==> flow/design.v <==
`timescale 1ns / 1ps
module CordicMachine(
	input clk,
	input [12:0] x_0,
	input [12:0] y_0,
	input [12:0] z_0,
	input [31:0] stage,
	output reg [12:0] x_N,
	output reg [12:0] y_N,
	output reg [12:0] z_N
);
	reg [12:0] arctan [12:0];
	initial begin
	arctan[0] = 13'b0101101000000;
	arctan[1] = 13'b0011010100100;
	arctan[2] = 13'b0001110000010;
	arctan[3] = 13'b0000111001000;
	arctan[4] = 13'b0000011100100;
	arctan[5] = 13'b0000001110010;
	arctan[6] = 13'b0000000111001;
	arctan[7] = 13'b0000000011100;
	arctan[8] = 13'b0000000001110;
	arctan[9] = 13'b0000000000111;
	arctan[10] = 13'b0000000000011;
	arctan[11] = 13'b0000000000001;
	arctan[12] = 13'b0000000000000;
	end
	wire signed [12:0] x_s = x_0;
	wire signed [12:0] y_s = y_0;
	wire [12:0] x_sh = x_s >>> stage;
	wire [12:0] y_sh = y_s >>> stage;
	always @(posedge clk) begin
		if (stage != 10) begin
			x_N <= z_0[12] ? x_0 + y_sh : x_0 - y_sh;
			y_N <= z_0[12] ? y_0 - x_sh : y_0 + x_sh;
			z_N <= z_0[12] ? z_0 + arctan[stage] : z_0 - arctan[stage];
		end
	end
endmodule
`timescale 1ns / 1ps
module Cordic(
	input clk, 
	input [12:0] x_0,
	input [12:0] y_0,
	input [12:0] z_0,
	output [12:0] x_N,
	output [12:0] y_N,
	output [12:0] z_N
);
	wire [12:0] x0, y0, z0;
	wire [12:0] x1, y1, z1;
	wire [12:0] x2, y2, z2;
	wire [12:0] x3, y3, z3;
	wire [12:0] x4, y4, z4;
	wire [12:0] x5, y5, z5;
	wire [12:0] x6, y6, z6;
	wire [12:0] x7, y7, z7;
	wire [12:0] x8, y8, z8;
	wire [12:0] x9, y9, z9;
	CordicMachine C1 (.clk(clk), .x_0(x_0), .y_0(y_0), .z_0(z_0), .stage(0), .x_N(x0), .y_N(y0), .z_N(z0));
	CordicMachine C2 (.clk(clk), .x_0(x0), .y_0(y0), .z_0(z0), .stage(1), .x_N(x1), .y_N(y1), .z_N(z1));
	CordicMachine C3 (.clk(clk), .x_0(x1), .y_0(y1), .z_0(z1), .stage(2), .x_N(x2), .y_N(y2), .z_N(z2));
	CordicMachine C4 (.clk(clk), .x_0(x2), .y_0(y2), .z_0(z2), .stage(3), .x_N(x3), .y_N(y3), .z_N(z3));
	CordicMachine C5 (.clk(clk), .x_0(x3), .y_0(y3), .z_0(z3), .stage(4), .x_N(x4), .y_N(y4), .z_N(z4));
	CordicMachine C6 (.clk(clk), .x_0(x4), .y_0(y4), .z_0(z4), .stage(5), .x_N(x5), .y_N(y5), .z_N(z5));
	CordicMachine C7 (.clk(clk), .x_0(x5), .y_0(y5), .z_0(z5), .stage(6), .x_N(x6), .y_N(y6), .z_N(z6));
	CordicMachine C8 (.clk(clk), .x_0(x6), .y_0(y6), .z_0(z6), .stage(7), .x_N(x7), .y_N(y7), .z_N(z7));
	CordicMachine C9 (.clk(clk), .x_0(x7), .y_0(y7), .z_0(z7), .stage(8), .x_N(x8), .y_N(y8), .z_N(z8));
	CordicMachine C10 (.clk(clk), .x_0(x8), .y_0(y8), .z_0(z8), .stage(9), .x_N(x9), .y_N(y9), .z_N(z9));
	assign x_N = x9;
	assign y_N = y9;
	assign z_N = z9;
endmodule
Reports on Cordic
Tool output for the design above before and after an edit, in the order of the flow. "before" refers to lines of the RTL above, "after" to lines of the edited file. "change": "after" minus "before" as printed here. "relative change": 100 x difference / "before". A cell with - has no value.

Design top: Cordic. Clock: clk. Cell library: sky130hd. Corner: tt_025C_1v80.

The edit
The edit as a unified diff against the file above. The edit is scripted: it alters the design's behaviour and was not made to optimise anything.

```diff
@@ -33,5 +33,5 @@
 		if (stage != 10) begin
 			x_N <= z_0[12] ? x_0 + y_sh : x_0 - y_sh;
-			y_N <= z_0[12] ? y_0 - x_sh : y_0 + x_sh;
+			y_N <= z_0[12] ? y_0 - x_sh : y_0 * x_sh;
 			z_N <= z_0[12] ? z_0 + arctan[stage] : z_0 - arctan[stage];
 		end
```

Elaborated design
Counts by Yosys on the flattened word-level netlist (proc, flatten, opt, wreduce; memories kept). Register bits leave out memories and registers merged into their read ports (data or address); mux counts leave out enables and synchronous resets folded into registers. Print and check cells are left out. Cells with the same type and inputs are merged into one. Yosys's memory passes give these memory sizes; they may raise the number of words (mostly to a power of two), join words into wider ones and drop unused or constant bits.

Bit counts: bits in registers (before 390, after 390, change 0, relative change 0.00%); output and inout port bits (before 39, after 39, change 0, relative change 0.00%); cells after elaboration (before 129, after 130, change +1, relative change +0.78%); ROM bits (before 1560, after 1560, change 0, relative change 0.00%); input port bits (before 40, after 40, change 0, relative change 0.00%); memory cells (before 10, after 10, change 0, relative change 0.00%).

Memories: shape (words x width / read and write ports) (before C1.arctan 13 x 12 bit 1R0W; C10.arctan 13 x 12 bit 1R0W; C2.arctan 13 x 12 bit 1R0W; C3.arctan 13 x 12 bit 1R0W; C4.arctan 13 x 12 bit 1R0W; C5.arctan 13 x 12 bit 1R0W; (+4), after C1.arctan 13 x 12 bit 1R0W; C10.arctan 13 x 12 bit 1R0W; C2.arctan 13 x 12 bit 1R0W; C3.arctan 13 x 12 bit 1R0W; C4.arctan 13 x 12 bit 1R0W; C5.arctan 13 x 12 bit 1R0W; (+4)).

A list marked (+n) leaves out that many cells.

Operators by class: multipliers (before 0, after 10, change +10); add/sub/neg operators (before 59, after 50, change -9, relative change -15.25%); muxes and demuxes (before 30, after 30, change 0, relative change 0.00%).

Operators with widths: 13-bit adder (before 29, after 20, change -9, relative change -31.03%); 13-bit by 10-bit multiplier with 13-bit output (before 0, after 1, change +1); 13-bit by 11-bit multiplier with 13-bit output (before 0, after 1, change +1); 13-bit by 12-bit multiplier with 13-bit output (before 0, after 1, change +1); 13-bit by 13-bit multiplier with 13-bit output (before 0, after 1, change +1); 13-bit by 4-bit multiplier with 13-bit output (before 0, after 1, change +1); 13-bit by 5-bit multiplier with 13-bit output (before 0, after 1, change +1); 13-bit by 6-bit multiplier with 13-bit output (before 0, after 1, change +1); 13-bit by 7-bit multiplier with 13-bit output (before 0, after 1, change +1); 13-bit by 8-bit multiplier with 13-bit output (before 0, after 1, change +1); 13-bit by 9-bit multiplier with 13-bit output (before 0, after 1, change +1).

Unchanged operator kinds not shown: 2.

Logic depth
Yosys ltp: most cells in a row. Word level: on the elaborated netlist, between registers, memories and ports. Mapped: between sequential cells and ports; inverters and the memories' decode and read muxes count.

Depth: word-level depth (before 2, after 2, change 0, relative change 0.00%); ABC_AREA (before 0, after 0); gate-level depth with buffers (before 14, after 21, change +7, relative change +50.00%); mapped depth without buffers (before 14, after 21, change +7, relative change +50.00%).

Mapped cells and area
Yosys stat after the flow's synthesis: flattened, memories mapped to cells. It holds for the ABC_AREA given above (unset counts as 0); a run with the other value may have another netlist.

Mapped netlist: flip-flops (before 389, after 390, change +1, relative change +0.26%); mapped cells (before 2875, after 5205, change +2330, relative change +81.04%); sequential area (µm²) (before 7787.5, after 7807.5, change +20.0, relative change +0.26%); chip area (Yosys) (µm²) (before 25876.1, after 45517.4, change +19641.3, relative change +75.91%).

Cell types: sky130_fd_sc_hd__inv_1 (before 219, after 825, change +606, relative change +276.71%); sky130_fd_sc_hd__fa_1 (before 31, after 433, change +402, relative change +1296.77%); sky130_fd_sc_hd__ha_1 (before 376, after 710, change +334, relative change +88.83%); sky130_fd_sc_hd__nand2_1 (before 134, after 433, change +299, relative change +223.13%); sky130_fd_sc_hd__and2_1 (before 5, after 200, change +195, relative change +3900.00%); sky130_fd_sc_hd__nor2_1 (before 233, after 398, change +165, relative change +70.82%); sky130_fd_sc_hd__o21ai_0 (before 88, after 179, change +91, relative change +103.41%); sky130_fd_sc_hd__xor2_1 (before 122, after 206, change +84, relative change +68.85%); sky130_fd_sc_hd__xnor2_1 (before 274, after 350, change +76, relative change +27.74%); sky130_fd_sc_hd__a21o_1 (before 64, after 133, change +69, relative change +107.81%); sky130_fd_sc_hd__clkbuf_1 (before 33, after 83, change +50, relative change +151.52%); sky130_fd_sc_hd__nor3_1 (before 107, after 63, change -44, relative change -41.12%); sky130_fd_sc_hd__a21oi_1 (before 267, after 307, change +40, relative change +14.98%); sky130_fd_sc_hd__mux2_2 (before 15, after 39, change +24, relative change +160.00%); sky130_fd_sc_hd__a21oi_2 (before 19, after 0, change -19, relative change -100.00%); sky130_fd_sc_hd__and3_1 (before 18, after 3, change -15, relative change -83.33%); sky130_fd_sc_hd__a21boi_0 (before 4, after 17, change +13, relative change +325.00%); sky130_fd_sc_hd__nor4_1 (before 23, after 11, change -12, relative change -52.17%).

Unchanged cell types not shown: 6. The list need not be complete. By module: a second synthesis without flattening, with its own total; a netlist apart from the flattened one above.

Second synthesis, totals: cell total of the unflattened synthesis (before 5992, after 8792, change +2800, relative change +46.73%); area total of the unflattened synthesis (µm²) (before 52620.5, after 74403.9, change +21783.4, relative change +41.40%).

Rows give one instance, submodules left out.

By module, before: CordicMachine (area 5261.3 µm², instances 10, cells 599); Cordic (area 7.5 µm², instances 1, cells 2).

By module, after: CordicMachine (area 7439.6 µm², instances 10, cells 879); Cordic (area 7.5 µm², instances 1, cells 2).

Worst setup path after synthesis
Source: OpenSTA report_checks on the synthesized netlist (no wires, ideal clock, input and output delay 20% of the period each), path of least setup slack; recovery checks are left aside. Register names are those of the netlist, which keeps one name where synthesis merged equal registers.

Timing post-synthesis: path type (before reg2reg, after in2reg); start point (before register C2.z_N[12], after input y_0[5]); end point (before register C3.x_N[11], after register C1.y_N[12]); arrival (ns) (before 2.782, after 4.817, change +2.035, relative change +73.15%); period (ns) (before 3.2, after 3.2, change 0.0, relative change 0.00%); path buffers (before 2, after 1, change -1, relative change -50.00%); stages (before 12, after 19, change +7, relative change +58.33%); path delay (ns) (before 2.900, after 4.298, change +1.398, relative change +48.21%); input delay (ns) (after 0.640); setup slack (ns) (before 0.300, after -1.738, change -2.038); launch time at the first pin (ns) (before 0.000, after 0.640, change +0.640); library setup time (ns) (before 0.118, after 0.121, change +0.003); synthesis period reached (ns) (before 2.9, after 4.938, change +2.038, relative change +70.28%).

"path delay" = arrival - input delay + setup time. "stages": output pins that drive a net of the path, with the launching flip-flop's if there is one; two outputs of one cell count as two. "synthesis period reached" = period - worst setup slack (recovery checks aside). The figure is calculated, with input and output delays left at 20% of the set period. Between the ends stands the longest chain of elaborated cells between them, by number of cells; it is not shown to be the way that was timed. Of several equally long chains one is given. A line is the first line of the expression or statement that the cell stems from. Yosys adds cells for indexed reads and writes and turns some case tables into memories.

On the way, post-synthesis, before:
Path through: sky130_fd_sc_hd__dfxtp_1 > sky130_fd_sc_hd__clkbuf_1 > sky130_fd_sc_hd__clkbuf_1 > sky130_fd_sc_hd__mux2_2 > sky130_fd_sc_hd__ha_1 > sky130_fd_sc_hd__a21oi_1 > sky130_fd_sc_hd__o211ai_1 > sky130_fd_sc_hd__a31oi_1 > sky130_fd_sc_hd__nor2b_1 > sky130_fd_sc_hd__o21a_1 > sky130_fd_sc_hd__o41a_1 > sky130_fd_sc_hd__xor2_1. The entry for cells in the longest elaborated chain reads 1. The entry for elaborated cells on any way between the ends reads 1. Source lines of those cells: 1. Those cells by class: 1 x mux.

Ends and longest elaborated chain, post-synthesis, before: start, declared (RTL line 10) `output reg [12:0] z_N`; start, assigned (RTL line 36) `z_N <= z_0[12] ? z_0 + arctan[stage] : z_0 - arctan[stage];`; 13-bit 2-to-1 mux (RTL line 34) `x_N <= z_0[12] ? x_0 + y_sh : x_0 - y_sh;`; end, assigned (RTL line 34); end, declared (RTL line 8) `output reg [12:0] x_N,`.

On the way, post-synthesis, after:
Path through: sky130_fd_sc_hd__buf_4 > sky130_fd_sc_hd__and2_1 > sky130_fd_sc_hd__fa_1 > sky130_fd_sc_hd__inv_1 > sky130_fd_sc_hd__fa_1 > sky130_fd_sc_hd__inv_1 > sky130_fd_sc_hd__fa_1 > sky130_fd_sc_hd__inv_1 > sky130_fd_sc_hd__fa_1 > sky130_fd_sc_hd__fa_1 > sky130_fd_sc_hd__inv_1 > sky130_fd_sc_hd__ha_1 > sky130_fd_sc_hd__o21ai_0 > sky130_fd_sc_hd__nor2_1 > sky130_fd_sc_hd__o21ai_1 > sky130_fd_sc_hd__nand2b_1 > sky130_fd_sc_hd__a21oi_1 > sky130_fd_sc_hd__xnor2_1 > sky130_fd_sc_hd__mux2_4. The entry for cells in the longest elaborated chain reads 2. The entry for elaborated cells on any way between the ends reads 3. Source lines of those cells: 1. Those cells by class: 1 x add/sub; 1 x mul; 1 x mux.

Ends and longest elaborated chain, post-synthesis, after: start, declared (RTL line 44) `input [12:0] y_0,`; 13-bit by 13-bit multiplier with 13-bit output (RTL line 35) `y_N <= z_0[12] ? y_0 - x_sh : y_0 * x_sh;`; 13-bit 2-to-1 mux (RTL line 35); end, assigned (RTL line 35); end, declared (RTL line 9) `output reg [12:0] y_N,`.

Timing after layout
Path of least setup slack in the final report of each run of set A (OpenROAD, finished layout, wires in). Where an end is a register, its clock arrival counts in the times.

Timing after layout: path type (before reg2reg, after reg2reg); start point (before register C4.x_N[4], after register C4.x_N[4]); end point (before register C5.y_N[9], after register C5.y_N[12]); launch time at the first pin (ns) (before 0.59, after 0.62, change +0.03, relative change +5.08%); setup slack (ns) (before 0.08, after -1.33, change -1.41); period (ns) (before 3.11, after 3.11, change 0.00, relative change 0.00%); library setup time (ns) (before 0.12, after 0.12, change 0.00); arrival (ns) (before 3.49, after 4.96, change +1.47, relative change +42.12%); stages (before 11, after 15, change +4, relative change +36.36%); path buffers (before 0, after 0, change 0).

Between the ends stands the longest chain of elaborated cells between them, by number of cells; it is not shown to be the way that was timed. Of several equally long chains one is given.

On the way, after layout, before:
Path through: sky130_fd_sc_hd__dfxtp_1 > sky130_fd_sc_hd__inv_1 > sky130_fd_sc_hd__ha_1 > sky130_fd_sc_hd__mux2i_1 > sky130_fd_sc_hd__ha_1 > sky130_fd_sc_hd__nor2b_1 > sky130_fd_sc_hd__o21a_1 > sky130_fd_sc_hd__o21ai_0 > sky130_fd_sc_hd__a21oi_1 > sky130_fd_sc_hd__o31a_1 > sky130_fd_sc_hd__o311ai_0. The entry for cells in the longest elaborated chain reads 2. The entry for elaborated cells on any way between the ends reads 3. Source lines of those cells: 1. Those cells by class: 2 x add/sub; 1 x mux.

Ends and longest elaborated chain, after layout, before: start, declared (RTL line 8) `output reg [12:0] x_N,`; start, assigned (RTL line 34) `x_N <= z_0[12] ? x_0 + y_sh : x_0 - y_sh;`; 13-bit adder (RTL line 35) `y_N <= z_0[12] ? y_0 - x_sh : y_0 + x_sh;`; 13-bit 2-to-1 mux (RTL line 35); end, assigned (RTL line 35); end, declared (RTL line 9) `output reg [12:0] y_N,`.

On the way, after layout, after:
Path through: sky130_fd_sc_hd__dfxtp_4 > sky130_fd_sc_hd__nand2_4 > sky130_fd_sc_hd__fa_1 > sky130_fd_sc_hd__inv_2 > sky130_fd_sc_hd__fa_1 > sky130_fd_sc_hd__fa_1 > sky130_fd_sc_hd__fa_1 > sky130_fd_sc_hd__fa_1 > sky130_fd_sc_hd__ha_4 > sky130_fd_sc_hd__nor2b_4 > sky130_fd_sc_hd__o21a_1 > sky130_fd_sc_hd__o41a_1 > sky130_fd_sc_hd__xnor2_2 > sky130_fd_sc_hd__nor2_1 > sky130_fd_sc_hd__a21oi_1. The entry for cells in the longest elaborated chain reads 2. The entry for elaborated cells on any way between the ends reads 3. Source lines of those cells: 1. Those cells by class: 1 x add/sub; 1 x mul; 1 x mux.

Ends and longest elaborated chain, after layout, after: start, declared (RTL line 8) `output reg [12:0] x_N,`; start, assigned (RTL line 34) `x_N <= z_0[12] ? x_0 + y_sh : x_0 - y_sh;`; 13-bit by 9-bit multiplier with 13-bit output (RTL line 35) `y_N <= z_0[12] ? y_0 - x_sh : y_0 * x_sh;`; 13-bit 2-to-1 mux (RTL line 35); end, assigned (RTL line 35); end, declared (RTL line 9) `output reg [12:0] y_N,`.

Flow runs
Runs of the flow (Yosys, OpenROAD) on both versions; the two runs of a pair have the same settings. The constraints put input and output delay at 20% of the set period each and load the outputs with 0.01 pF.

Flow settings, set A:
For CORE_UTILIZATION the number is 40. The figure for period_ns is 3.11. For CAP_MARGIN the number is 20. The figure for CORE_MARGIN is 2. For SLEW_MARGIN the number is 20.

Measured results, set A: utilization of the finished layout (%) (before 46.7, after 53.1, change +6.4); setup TNS (ns) (before 0.000, after -56.210, change -56.210); area of the standard cells in the finished layout (µm²) (before 29976.2, after 59802.4, change +29826.2, relative change +99.50%); worst setup slack after layout (ns) (before 0.083, after -1.330, change -1.413); full die area (µm²) (before 66739.6, after 116506.0, change +49766.4, relative change +74.57%); achieved period (ns) (before 3.027, after 4.440, change +1.413, relative change +46.68%); mapped cell area after synthesis (µm²) (before 25876.1, after 45517.4, change +19641.3, relative change +75.91%).

Flow settings, set B:
ABC_AREA: 1. The entry for CELL_PAD_IN_SITES_DETAIL_PLACEMENT reads 1. Under CORE_ASPECT_RATIO stands 1.61. For CORE_UTILIZATION the number is 25. MIN_ROUTING_LAYER: met2. The figure for PLACE_DENSITY_LB_ADDON is 0.01. The figure for period_ns is 2.64. For CAP_MARGIN the number is 20. The figure for CORE_MARGIN is 2. For SLEW_MARGIN the number is 20.

Measured results, set B: utilization of the finished layout (%) (before 31.0, after 35.3, change +4.3); setup TNS (ns) (before 0.000, after -95.405, change -95.405); area of the standard cells in the finished layout (µm²) (before 35507.8, after 68373.1, change +32865.3, relative change +92.56%); worst setup slack after layout (ns) (before 0.119, after -1.959, change -2.078); full die area (µm²) (before 117993.0, after 198449.0, change +80456.0, relative change +68.19%); achieved period (ns) (before 2.521, after 4.599, change +2.078, relative change +82.43%); mapped cell area after synthesis (µm²) (before 28796.4, after 48700.5, change +19904.1, relative change +69.12%).

"achieved period" means the clock period less the worst setup slack. The figure is calculated, with input and output delays left at 20% of the set period.
